==> flow/design.v <==
module PE
#(parameter DATA_WIDTH=8)
(
    clk,
    rst_n,
    en_din,
    en_win,
    data_in,
    weights_in,
    data_out,
    ready
);
input clk,rst_n;
input en_din,en_win;
input [DATA_WIDTH-1:0] data_in,weights_in;
output [2*DATA_WIDTH-1:0] data_out;   
output ready;  
wire en;
assign en = en_din & en_win;
reg [4:0] cnt;
always@(posedge clk or negedge rst_n)
begin
    if(!rst_n)
        cnt <= 'd0;
    else if(en)
    begin
        if(cnt == 27)  
            cnt <= 'd0;
        else 
            cnt <= cnt + 1'b1;
    end
    else
        cnt <= 'd0;
end
reg [2*DATA_WIDTH-1:0] sum;
always@(posedge clk or negedge rst_n)
begin
    if(!rst_n)
        sum <= 'd0;
    else if(en)
        begin
            if(cnt == 27)  
                sum <= 'd0; 
            else
                sum <= data_in * weights_in + sum;
        end
end
reg ready;
reg [2*DATA_WIDTH-1:0] data_out;
always@(posedge clk or negedge rst_n)
begin
    if(!rst_n)
    begin
        ready <= 1'b0;
        data_out <= 'd0;
    end
    else if(cnt == 27)
    begin
        ready <= 1'b1;
        data_out <= sum;
    end
    else
        ready <= 1'b0;        
end
endmodule
module input_bus
#(parameter BUS_WIDTH=8)  
(
    clk,
    rst_n,
    data,
    en,              
    data_l0,
    data_l1,
    data_l2,
    en_l0,
    en_l1,
    en_l2
);
input clk,rst_n; 
input en;                            
input [BUS_WIDTH-1:0] data;          
output en_l0,en_l1,en_l2;                            
output [BUS_WIDTH-1:0] data_l0,data_l1,data_l2;      
reg en_l0,en_l1,en_l2;
reg [BUS_WIDTH-1:0] data_l0,data_l1,data_l2;
always@(posedge clk or negedge rst_n)
begin
    if(!rst_n)
    begin
        en_l0 <= 1'b0;
        en_l1 <= 1'b0;
        en_l2 <= 1'b0;
        data_l0 <= 'd0;
        data_l1 <= 'd0;
        data_l2 <= 'd0;
    end
    else
    begin
        en_l0 <= en;
        en_l1 <= en_l0;
        en_l2 <= en_l1;
        data_l0 <= data;
        data_l1 <= data_l0;
        data_l2 <= data_l1;
    end
end
endmodule
module obuffer
#(
parameter DATA_WIDTH=8,  
parameter MEM_DATA_WIDTH=9,    
parameter MEM_ADDR_WIDTH=4    
)  
(
    clk,
    rst_n,
    p0_ready,
    p1_ready,
    p2_ready,
    p0_din,
    p1_din,
    p2_din,
    empty,
    full,
    rd_en,
    data_rdout,
    errout
);
input clk,rst_n;
input p0_ready,p1_ready,p2_ready;
input [2*DATA_WIDTH-1:0] p0_din,p1_din,p2_din;
input rd_en;
output empty,full;
output [2*DATA_WIDTH-1:0] data_rdout;
output errout;  
reg [2*DATA_WIDTH-1:0] mem[MEM_DATA_WIDTH-1:0];
reg [MEM_ADDR_WIDTH:0] wr_ptr, rd_ptr;
wire [MEM_ADDR_WIDTH-1:0] wr_addr,rd_addr;
assign wr_addr[MEM_ADDR_WIDTH-1:0] = wr_ptr[MEM_ADDR_WIDTH-1:0];
assign rd_addr[MEM_ADDR_WIDTH-1:0] = rd_ptr[MEM_ADDR_WIDTH-1:0];
always@(posedge clk or negedge rst_n)
begin
    if(!rst_n)
        wr_ptr <= 'd0;
    else if(!full & (p0_ready | p1_ready | p2_ready))
    begin
        if(wr_ptr[MEM_ADDR_WIDTH-1:0] == MEM_DATA_WIDTH-1)
            wr_ptr <= {~wr_ptr[MEM_ADDR_WIDTH],4'b0000};
        else 
            wr_ptr <= wr_ptr + 1'b1;
    end
end
always@(posedge clk or negedge rst_n)
begin
    if(!rst_n)
        rd_ptr <= 'd0;
    else if(!empty & rd_en)
    begin
        if(rd_ptr[MEM_ADDR_WIDTH-1:0] == MEM_DATA_WIDTH-1)
            rd_ptr <= {~rd_ptr[MEM_ADDR_WIDTH],4'b0000};
        else 
            rd_ptr <= rd_ptr + 1'b1;
    end
end
reg errout;
always@(posedge clk or negedge rst_n)
begin
    if(!rst_n)
        errout <= 1'b0;
    else if(!full & (p0_ready | p1_ready | p2_ready))
    begin
        case({p0_ready,p1_ready,p2_ready})
        3'b000:
            mem[wr_addr] <= mem[wr_addr];
        3'b100:
            mem[wr_addr] <= p0_din;
        3'b010:
            mem[wr_addr] <= p1_din;
        3'b001:
            mem[wr_addr] <= p2_din;
        default:
            errout <= 1'b1;
        endcase
    end
end
reg [2*DATA_WIDTH-1:0] data_rdout;
always@(posedge clk or negedge rst_n)
begin
    if(!rst_n)
        data_rdout <= 'd0;
    else if(!empty & rd_en)
        data_rdout <= mem[rd_addr];
end
assign full = (wr_ptr=={~rd_ptr[MEM_ADDR_WIDTH],rd_ptr[MEM_ADDR_WIDTH-1:0]});
assign empty = (wr_ptr==rd_ptr);
endmodule
module top(
    clk,
    rst_n,
    ifm0,
    ifm1,
    ifm2,
    ifm0_en,
    ifm1_en,
    ifm2_en,
    w0,
    w1,
    w2,
    w0_en,
    w1_en,
    w2_en,
    obf0_rd_en,
    obf1_rd_en,
    obf2_rd_en,
    obf0_empty,
    obf1_empty,
    obf2_empty,
    obf0_full,
    obf1_full,
    obf2_full,
    obf0_err,
    obf1_err,
    obf2_err,
    obf0_out,
    obf1_out,
    obf2_out
);
parameter DATA_WIDTH=8;
input clk,rst_n;
input ifm0_en,ifm1_en,ifm2_en;
input w0_en,w1_en,w2_en;
input [DATA_WIDTH-1:0] ifm0,ifm1,ifm2;
input [DATA_WIDTH-1:0] w0,w1,w2;
input obf0_rd_en,obf1_rd_en,obf2_rd_en;
output obf0_empty,obf1_empty,obf2_empty;
output obf0_full,obf1_full,obf2_full;
output obf0_err,obf1_err,obf2_err;
output [2*DATA_WIDTH-1:0] obf0_out,obf1_out,obf2_out;
wire [DATA_WIDTH-1:0] ifm0_l0,ifm0_l1,ifm0_l2;
wire ifm0_en0,ifm0_en1,ifm0_en2;
input_bus ifm_bus0(
    .clk(clk),
    .rst_n(rst_n),
    .data(ifm0),
    .en(ifm0_en),             
    .data_l0(ifm0_l0),
    .data_l1(ifm0_l1),
    .data_l2(ifm0_l2),
    .en_l0(ifm0_en0),
    .en_l1(ifm0_en1),
    .en_l2(ifm0_en2)
);
wire [DATA_WIDTH-1:0] ifm1_l0,ifm1_l1,ifm1_l2;
wire ifm1_en0,ifm1_en1,ifm1_en2;
input_bus ifm_bus1(
    .clk(clk),
    .rst_n(rst_n),
    .data(ifm1),
    .en(ifm1_en),             
    .data_l0(ifm1_l0),
    .data_l1(ifm1_l1),
    .data_l2(ifm1_l2),
    .en_l0(ifm1_en0),
    .en_l1(ifm1_en1),
    .en_l2(ifm1_en2)
);
wire [DATA_WIDTH-1:0] ifm2_l0,ifm2_l1,ifm2_l2;
wire ifm2_en0,ifm2_en1,ifm2_en2;
input_bus ifm_bus2(
    .clk(clk),
    .rst_n(rst_n),
    .data(ifm2),
    .en(ifm2_en),             
    .data_l0(ifm2_l0),
    .data_l1(ifm2_l1),
    .data_l2(ifm2_l2),
    .en_l0(ifm2_en0),
    .en_l1(ifm2_en1),
    .en_l2(ifm2_en2)
);
wire [DATA_WIDTH-1:0] w0_l0,w0_l1,w0_l2;
wire w0_en0,w0_en1,w0_en2;
input_bus w_bus0(
    .clk(clk),
    .rst_n(rst_n),
    .data(w0),
    .en(w0_en),             
    .data_l0(w0_l0),
    .data_l1(w0_l1),
    .data_l2(w0_l2),
    .en_l0(w0_en0),
    .en_l1(w0_en1),
    .en_l2(w0_en2)
);
wire [DATA_WIDTH-1:0] w1_l0,w1_l1,w1_l2;
wire w1_en0,w1_en1,w1_en2;
input_bus w_bus1(
    .clk(clk),
    .rst_n(rst_n),
    .data(w1),
    .en(w1_en),             
    .data_l0(w1_l0),
    .data_l1(w1_l1),
    .data_l2(w1_l2),
    .en_l0(w1_en0),
    .en_l1(w1_en1),
    .en_l2(w1_en2)
);
wire [DATA_WIDTH-1:0] w2_l0,w2_l1,w2_l2;
wire w2_en0,w2_en1,w2_en2;
input_bus w_bus2(
    .clk(clk),
    .rst_n(rst_n),
    .data(w2),
    .en(w2_en),             
    .data_l0(w2_l0),
    .data_l1(w2_l1),
    .data_l2(w2_l2),
    .en_l0(w2_en0),
    .en_l1(w2_en1),
    .en_l2(w2_en2)
);
wire [2*DATA_WIDTH-1:0] pe00_out,pe01_out,pe02_out,pe10_out,pe11_out,pe12_out,pe20_out,pe21_out,pe22_out;
wire pe00_rdy,pe01_rdy,pe02_rdy,pe10_rdy,pe11_rdy,pe12_rdy,pe20_rdy,pe21_rdy,pe22_rdy;
PE pe00(
    .clk(clk),
    .rst_n(rst_n),
    .en_din(ifm0_en0),
    .en_win(w0_en0),
    .data_in(ifm0_l0),
    .weights_in(w0_l0),
    .data_out(pe00_out),
    .ready(pe00_rdy)
);
PE pe01(
    .clk(clk),
    .rst_n(rst_n),
    .en_din(ifm0_en1),
    .en_win(w1_en0),
    .data_in(ifm0_l1),
    .weights_in(w1_l0),
    .data_out(pe01_out),
    .ready(pe01_rdy)
);
PE pe02(
    .clk(clk),
    .rst_n(rst_n),
    .en_din(ifm0_en2),
    .en_win(w2_en0),
    .data_in(ifm0_l2),
    .weights_in(w2_l0),
    .data_out(pe02_out),
    .ready(pe02_rdy)
);
PE pe10(
    .clk(clk),
    .rst_n(rst_n),
    .en_din(ifm1_en0),
    .en_win(w0_en1),
    .data_in(ifm1_l0),
    .weights_in(w0_l1),
    .data_out(pe10_out),
    .ready(pe10_rdy)
);
PE pe11(
    .clk(clk),
    .rst_n(rst_n),
    .en_din(ifm1_en1),
    .en_win(w1_en1),
    .data_in(ifm1_l1),
    .weights_in(w1_l1),
    .data_out(pe11_out),
    .ready(pe11_rdy)
);
PE pe12(
    .clk(clk),
    .rst_n(rst_n),
    .en_din(ifm1_en2),
    .en_win(w2_en1),
    .data_in(ifm1_l2),
    .weights_in(w2_l1),
    .data_out(pe12_out),
    .ready(pe12_rdy)
);
PE pe20(
    .clk(clk),
    .rst_n(rst_n),
    .en_din(ifm2_en0),
    .en_win(w0_en2),
    .data_in(ifm2_l0),
    .weights_in(w0_l2),
    .data_out(pe20_out),
    .ready(pe20_rdy)
);
PE pe21(
    .clk(clk),
    .rst_n(rst_n),
    .en_din(ifm2_en1),
    .en_win(w1_en2),
    .data_in(ifm2_l1),
    .weights_in(w1_l2),
    .data_out(pe21_out),
    .ready(pe21_rdy)
);
PE pe22(
    .clk(clk),
    .rst_n(rst_n),
    .en_din(ifm2_en2),
    .en_win(w2_en2),
    .data_in(ifm2_l2),
    .weights_in(w2_l2),
    .data_out(pe22_out),
    .ready(pe22_rdy)
);
obuffer obf0(
    .clk(clk),
    .rst_n(rst_n),
    .p0_ready(pe00_rdy),
    .p1_ready(pe10_rdy),
    .p2_ready(pe20_rdy),
    .p0_din(pe00_out),
    .p1_din(pe10_out),
    .p2_din(pe20_out),
    .empty(obf0_empty),
    .full(obf0_full),
    .rd_en(obf0_rd_en),
    .data_rdout(obf0_out),
    .errout(obf0_err)
);
obuffer obf1(
    .clk(clk),
    .rst_n(rst_n),
    .p0_ready(pe01_rdy),
    .p1_ready(pe11_rdy),
    .p2_ready(pe21_rdy),
    .p0_din(pe01_out),
    .p1_din(pe11_out),
    .p2_din(pe21_out),
    .empty(obf1_empty),
    .full(obf1_full),
    .rd_en(obf1_rd_en),
    .data_rdout(obf1_out),
    .errout(obf1_err)
);
obuffer obf2(
    .clk(clk),
    .rst_n(rst_n),
    .p0_ready(pe02_rdy),
    .p1_ready(pe12_rdy),
    .p2_ready(pe22_rdy),
    .p0_din(pe02_out),
    .p1_din(pe12_out),
    .p2_din(pe22_out),
    .empty(obf2_empty),
    .full(obf2_full),
    .rd_en(obf2_rd_en),
    .data_rdout(obf2_out),
    .errout(obf2_err)
);
endmodule
--- tool output ---
## Tool chain data of top

Tool output for the design above before and after an edit, in the order of the flow.
"original" refers to lines of the RTL above, "edited" to lines of the edited file.
"difference": "edited" minus "original" as printed here.
The mark n/a stands for no value.

- Top module: top
- Clock: clk
- Library: sky130hd
- Corner: tt_025C_1v80

## Diff

Unified diff, file above to edited file.
This change comes from a script, not from a designer. The edited design behaves differently; no optimisation was intended.

```diff
@@ -205,5 +205,5 @@
     ifm1_en,
     ifm2_en,
-    w0,
+    w0_in,
     w1,
     w2,
@@ -232,5 +232,5 @@
 input w0_en,w1_en,w2_en;
 input [DATA_WIDTH-1:0] ifm0,ifm1,ifm2;
-input [DATA_WIDTH-1:0] w0,w1,w2;
+input [DATA_WIDTH-1:0] w0_in,w1,w2;
 input obf0_rd_en,obf1_rd_en,obf2_rd_en;
 output obf0_empty,obf1_empty,obf2_empty;
@@ -238,4 +238,6 @@
 output obf0_err,obf1_err,obf2_err;
 output [2*DATA_WIDTH-1:0] obf0_out,obf1_out,obf2_out;
+reg [DATA_WIDTH-1:0] w0;
+always @(posedge clk) w0 <= w0_in;
 wire [DATA_WIDTH-1:0] ifm0_l0,ifm0_l1,ifm0_l2;
 wire ifm0_en0,ifm0_en1,ifm0_en2;
```

## After elaboration

Source: Yosys, flattened and elaborated. Widths are those after wreduce. Registers that Yosys merges into a memory's read port (data or address) are not register bits. Print and check cells do not count.

Operators by class:

| what | original | edited | difference |
|---|---|---|---|
| add/subtract/negate cells | 24 | 24 | 0 |
| multipliers | 9 | 9 | 0 |
| equal/unequal tests | 180 | 180 | 0 |
| muxes and demuxes | 183 | 183 | 0 |
| bitwise operators | 30 | 30 | 0 |
| reduce/logical cells | 51 | 51 | 0 |

Operator kinds equal on both sides are left out: 29.

Bit counts:

| what | original | edited | difference |
|---|---|---|---|
| flip-flop bits (word level) | 1017 | 1025 | +8 |
| input bits | 59 | 59 | 0 |
| output and inout bits | 57 | 57 | 0 |

## Depth

Longest topological path by Yosys (ltp), each cell counted once; first at word level (registers and memories cut), then after technology mapping (sequential cells cut; the memories' decode and read muxes count).

Depth:

| what | original | edited | difference |
|---|---|---|---|
| depth after elaboration | 5 | 5 | 0 |
| ABC_AREA | 0 | 0 | n/a |
| mapped depth | 18 | 18 | 0 |

## Netlist

Source: synth_stat.txt of the flow (Yosys; design flattened, memories mapped). It holds for the ABC_AREA given above (unset counts as 0); a run with the other value may have another netlist.

Cell types:

| cell type | original | edited | difference |
|---|---|---|---|
| sky130_fd_sc_hd__a21oi_1 | 162 | 137 | -25 |
| sky130_fd_sc_hd__a21o_1 | 60 | 37 | -23 |
| sky130_fd_sc_hd__o221ai_1 | 36 | 58 | +22 |
| sky130_fd_sc_hd__a222oi_1 | 108 | 87 | -21 |
| sky130_fd_sc_hd__a22oi_1 | 151 | 171 | +20 |
| sky130_fd_sc_hd__nor2_1 | 200 | 181 | -19 |
| sky130_fd_sc_hd__xnor2_1 | 72 | 55 | -17 |
| sky130_fd_sc_hd__nand3_1 | 59 | 76 | +17 |
| sky130_fd_sc_hd__buf_2 | 27 | 44 | +17 |
| sky130_fd_sc_hd__nand2_1 | 912 | 928 | +16 |
| sky130_fd_sc_hd__mux2_2 | 30 | 14 | -16 |
| sky130_fd_sc_hd__nand2b_1 | 9 | 23 | +14 |
| sky130_fd_sc_hd__or2_2 | 14 | 1 | -13 |
| sky130_fd_sc_hd__o31ai_1 | 45 | 34 | -11 |
| sky130_fd_sc_hd__a31oi_1 | 32 | 43 | +11 |
| sky130_fd_sc_hd__a211oi_1 | 46 | 56 | +10 |
| sky130_fd_sc_hd__o21a_1 | 23 | 33 | +10 |
| sky130_fd_sc_hd__clkbuf_1 | 208 | 199 | -9 |

Cell types equal on both sides are left out: 13.
The list need not be complete.

Synthesis totals:

| what | original | edited | difference |
|---|---|---|---|
| cell count | 6070 | 6088 | +18 |
| chip area (Yosys) (sq mm) | 0.0633182 | 0.0634471 | +0.0001289 |
| sequential area (sq mm) | 0.0276115 | 0.0277716 | +0.0001601 |
| flip-flop cells | 1017 | 1025 | +8 |

By module: a second synthesis without flattening, with its own total; a netlist apart from the flattened one above.

Second synthesis, totals:

| what | original | edited | difference |
|---|---|---|---|
| cells (unflattened synthesis) | 6231 | 6176 | -55 |
| area total of the unflattened synthesis (sq mm) | 0.0650611 | 0.0647934 | -0.0002677 |

Each row is one instance without its submodules.

By module, original:

| module | instances | cells | area (sq mm) |
|---|---|---|---|
| PE | 9 | 445 | 0.0039876 |
| obuffer | 3 | 688 | 0.008373 |
| input_bus | 6 | 27 | 0.0006756 |
| top | 1 | 0 | 0 |

By module, edited:

| module | instances | cells | area (sq mm) |
|---|---|---|---|
| PE | 9 | 438 | 0.00394 |
| obuffer | 3 | 688 | 0.008373 |
| input_bus | 6 | 27 | 0.0006756 |
| top | 1 | 8 | 0.0001602 |

## Path before layout

Path of least setup slack by OpenSTA after synthesis, without wires, with an ideal clock, recovery checks aside; 20% of the period is set as input and as output delay. Where synthesis merged equal registers, the netlist keeps one of their names.

Path after synthesis:

| what | original | edited | difference |
|---|---|---|---|
| path type | register -> register | register -> register | n/a |
| start | reg ifm_bus1.data_l0[5] | reg w_bus0.data_l2[0] | n/a |
| end | reg pe10.sum[15] | reg pe20.sum[14] | n/a |
| clock period (ns) | 5.0 | 5.0 | 0.0 |
| setup time (ns) | 0.122 | 0.122 | 0.000 |
| launch time at the first pin (ns) | 0.000 | 0.000 | 0.000 |
| arrival time (ns) | 4.256 | 4.283 | +0.027 |
| required time (ns) | 4.878 | 4.878 | 0.000 |
| path slack (ns) | 0.623 | 0.596 | -0.027 |
| delay of the path (ns) | 4.378 | 4.405 | +0.027 |
| driving pins on the path | 16 | 17 | +1 |
| path buffers | 1 | 1 | 0 |
| period reached after synthesis (ns) | 4.377 | 4.404 | +0.027 |

"delay of the path" = arrival - input delay + setup time.
"driving pins on the path": output pins that drive a net of the path, with the launching flip-flop's if there is one; two outputs of one cell count as two.
"period reached after synthesis" = period - worst setup slack (recovery checks aside). The figure is calculated, with input and output delays left at 20% of the set period.
Between the ends stands the longest chain of elaborated cells between them, by number of cells; it is not shown to be the way that was timed. Of several equally long chains one is given.
Each line given opens the expression or statement behind the cell; cells for indexed reads and writes are added by Yosys, which also makes memories of some case tables.
A register here has more assigning lines than the two given.

On the way, after synthesis, original:
- Path through: sky130_fd_sc_hd__dfrtp_1 > sky130_fd_sc_hd__clkbuf_1 > sky130_fd_sc_hd__and2_1 > sky130_fd_sc_hd__fa_1 > sky130_fd_sc_hd__fa_1 > sky130_fd_sc_hd__fa_1 > sky130_fd_sc_hd__inv_1 > sky130_fd_sc_hd__fa_1 > sky130_fd_sc_hd__inv_1 > sky130_fd_sc_hd__ha_1 > sky130_fd_sc_hd__a21o_1 > sky130_fd_sc_hd__a21o_1 > sky130_fd_sc_hd__a211oi_1 > sky130_fd_sc_hd__nor2_1 > sky130_fd_sc_hd__or4_1 > sky130_fd_sc_hd__a32o_1
- Length of the longest elaborated chain: 3

Ends and longest elaborated chain, after synthesis, original:

| what | line | RTL |
|---|---|---|
| start, declared | 84 | `output [BUS_WIDTH-1:0] data_l0,data_l1,data_l2;` |
| start, assigned | 94 | `data_l0 <= 'd0;` |
| start, assigned | 103 | `data_l0 <= data;` |
| 8-bit by 8-bit multiplier with 16-bit output | 45 | `sum <= data_in * weights_in + sum;` |
| 16-bit adder | 45 |  |
| 16-bit two-way mux | 42 | `if(cnt == 27)` |
| end, assigned | 43 | `sum <= 'd0;` |
| end, assigned | 45 |  |
| end, declared | 35 | `reg [2*DATA_WIDTH-1:0] sum;` |

On the way, after synthesis, edited:
- Path through: sky130_fd_sc_hd__dfrtp_1 > sky130_fd_sc_hd__clkbuf_1 > sky130_fd_sc_hd__nand2_1 > sky130_fd_sc_hd__fa_1 > sky130_fd_sc_hd__inv_1 > sky130_fd_sc_hd__fa_1 > sky130_fd_sc_hd__inv_1 > sky130_fd_sc_hd__fa_1 > sky130_fd_sc_hd__fa_1 > sky130_fd_sc_hd__inv_1 > sky130_fd_sc_hd__ha_1 > sky130_fd_sc_hd__a21o_1 > sky130_fd_sc_hd__a21oi_2 > sky130_fd_sc_hd__a21oi_2 > sky130_fd_sc_hd__o311a_1 > sky130_fd_sc_hd__or3_1 > sky130_fd_sc_hd__a32o_1
- Length of the longest elaborated chain: 3

Ends and longest elaborated chain, after synthesis, edited:

| what | line | RTL |
|---|---|---|
| start, declared | 84 | `output [BUS_WIDTH-1:0] data_l0,data_l1,data_l2;` |
| start, assigned | 96 | `data_l2 <= 'd0;` |
| start, assigned | 105 | `data_l2 <= data_l1;` |
| 8-bit by 8-bit multiplier with 16-bit output | 45 | `sum <= data_in * weights_in + sum;` |
| 16-bit adder | 45 |  |
| 16-bit two-way mux | 42 | `if(cnt == 27)` |
| end, assigned | 43 | `sum <= 'd0;` |
| end, assigned | 45 |  |
| end, declared | 35 | `reg [2*DATA_WIDTH-1:0] sum;` |

## Worst path after layout

Path of least setup slack in the final report of the runs of pair A (OpenROAD, finished layout, wires in). Where an end is a register, its clock arrival counts in the times.

Path post-layout:

| what | original | edited | difference |
|---|---|---|---|
| path type | register -> register | register -> register | n/a |
| start | reg ifm_bus0.data_l0[5] | reg w_bus2.data_l0[1] | n/a |
| end | reg pe00.sum[14] | reg pe02.sum[14] | n/a |
| clock period (ns) | 4.79 | 4.79 | 0.00 |
| setup time (ns) | 0.08 | 0.11 | +0.03 |
| launch time at the first pin (ns) | 0.74 | 0.78 | +0.04 |
| arrival time (ns) | 5.25 | 5.22 | -0.03 |
| required time (ns) | 5.45 | 5.43 | -0.02 |
| path slack (ns) | 0.21 | 0.21 | 0.00 |
| driving pins on the path | 16 | 15 | -1 |
| path buffers | 0 | 0 | 0 |

Between the ends stands the longest chain of elaborated cells between them, by number of cells; it is not shown to be the way that was timed. Of several equally long chains one is given.
A register here has more assigning lines than the two given.

On the way, post-layout, original:
- Path through: sky130_fd_sc_hd__dfrtp_1 > sky130_fd_sc_hd__nand2_1 > sky130_fd_sc_hd__fa_1 > sky130_fd_sc_hd__inv_1 > sky130_fd_sc_hd__fa_1 > sky130_fd_sc_hd__fa_1 > sky130_fd_sc_hd__inv_1 > sky130_fd_sc_hd__fa_1 > sky130_fd_sc_hd__inv_1 > sky130_fd_sc_hd__ha_1 > sky130_fd_sc_hd__a21o_1 > sky130_fd_sc_hd__a21o_1 > sky130_fd_sc_hd__a21o_1 > sky130_fd_sc_hd__a221o_1 > sky130_fd_sc_hd__a211o_1 > sky130_fd_sc_hd__o211ai_1
- Length of the longest elaborated chain: 3

Ends and longest elaborated chain, post-layout, original:

| what | line | RTL |
|---|---|---|
| start, declared | 84 | `output [BUS_WIDTH-1:0] data_l0,data_l1,data_l2;` |
| start, assigned | 94 | `data_l0 <= 'd0;` |
| start, assigned | 103 | `data_l0 <= data;` |
| 8-bit by 8-bit multiplier with 16-bit output | 45 | `sum <= data_in * weights_in + sum;` |
| 16-bit adder | 45 |  |
| 16-bit two-way mux | 42 | `if(cnt == 27)` |
| end, assigned | 43 | `sum <= 'd0;` |
| end, assigned | 45 |  |
| end, declared | 35 | `reg [2*DATA_WIDTH-1:0] sum;` |

On the way, post-layout, edited:
- Path through: sky130_fd_sc_hd__dfrtp_1 > sky130_fd_sc_hd__nand2_1 > sky130_fd_sc_hd__fa_1 > sky130_fd_sc_hd__inv_1 > sky130_fd_sc_hd__fa_1 > sky130_fd_sc_hd__fa_1 > sky130_fd_sc_hd__inv_1 > sky130_fd_sc_hd__fa_1 > sky130_fd_sc_hd__inv_1 > sky130_fd_sc_hd__ha_1 > sky130_fd_sc_hd__nand2_1 > sky130_fd_sc_hd__o21ai_0 > sky130_fd_sc_hd__o21ai_0 > sky130_fd_sc_hd__a21bo_2 > sky130_fd_sc_hd__a32o_1
- Length of the longest elaborated chain: 3

Ends and longest elaborated chain, post-layout, edited:

| what | line | RTL |
|---|---|---|
| start, declared | 84 | `output [BUS_WIDTH-1:0] data_l0,data_l1,data_l2;` |
| start, assigned | 94 | `data_l0 <= 'd0;` |
| start, assigned | 103 | `data_l0 <= data;` |
| 8-bit by 8-bit multiplier with 16-bit output | 45 | `sum <= data_in * weights_in + sum;` |
| 16-bit adder | 45 |  |
| 16-bit two-way mux | 42 | `if(cnt == 27)` |
| end, assigned | 43 | `sum <= 'd0;` |
| end, assigned | 45 |  |
| end, declared | 35 | `reg [2*DATA_WIDTH-1:0] sum;` |

## Flow runs

Both versions went through the flow (Yosys, OpenROAD) with the same settings in each pair. Constraints: input delay and output delay 20% of the set period each, output load 0.01 pF.

Flow settings, pair A:
- CORE_UTILIZATION: 40
- PLACE_DENSITY: 0.6
- period_ns: 4.79
- CAP_MARGIN: 20
- CORE_MARGIN: 2
- SLEW_MARGIN: 20

Measured results, pair A:

| what | original | edited | difference |
|---|---|---|---|
| mapped cell area after synthesis (sq mm) | 0.0633182 | 0.0634471 | +0.0001289 |
| die outline area (sq mm) | 0.161495 | 0.161821 | +0.000326 |
| utilization of the finished layout | 0.451 | 0.451 | 0.000 |
| worst setup slack after layout (ns) | 0.208 | 0.207 | -0.001 |
| setup TNS (ns) | 0.000 | 0.000 | 0.000 |
| period achieved (ns) | 4.582 | 4.583 | +0.001 |

Flow settings, pair B:
- ABC_AREA: 0
- CELL_PAD_IN_SITES_GLOBAL_PLACEMENT: 3
- CORE_UTILIZATION: 17
- CTS_CLUSTER_DIAMETER: 252
- MIN_ROUTING_LAYER: met1
- PLACE_DENSITY: 0.65
- SETUP_SLACK_MARGIN: -0.5
- period_ns: 8.24
- CAP_MARGIN: 20
- CORE_MARGIN: 2
- SLEW_MARGIN: 20

Measured results, pair B:

| what | original | edited | difference |
|---|---|---|---|
| mapped cell area after synthesis (sq mm) | 0.0633182 | 0.0634471 | +0.0001289 |
| die outline area (sq mm) | 0.377358 | 0.37812 | +0.000762 |
| utilization of the finished layout | 0.201 | 0.202 | +0.001 |
| worst setup slack after layout (ns) | 3.249 | 3.119 | -0.130 |
| setup TNS (ns) | 0.000 | 0.000 | 0.000 |
| period achieved (ns) | 4.991 | 5.121 | +0.130 |

"period achieved" means the clock period less the worst setup slack. The figure is calculated, with input and output delays left at 20% of the set period.
--- end ---
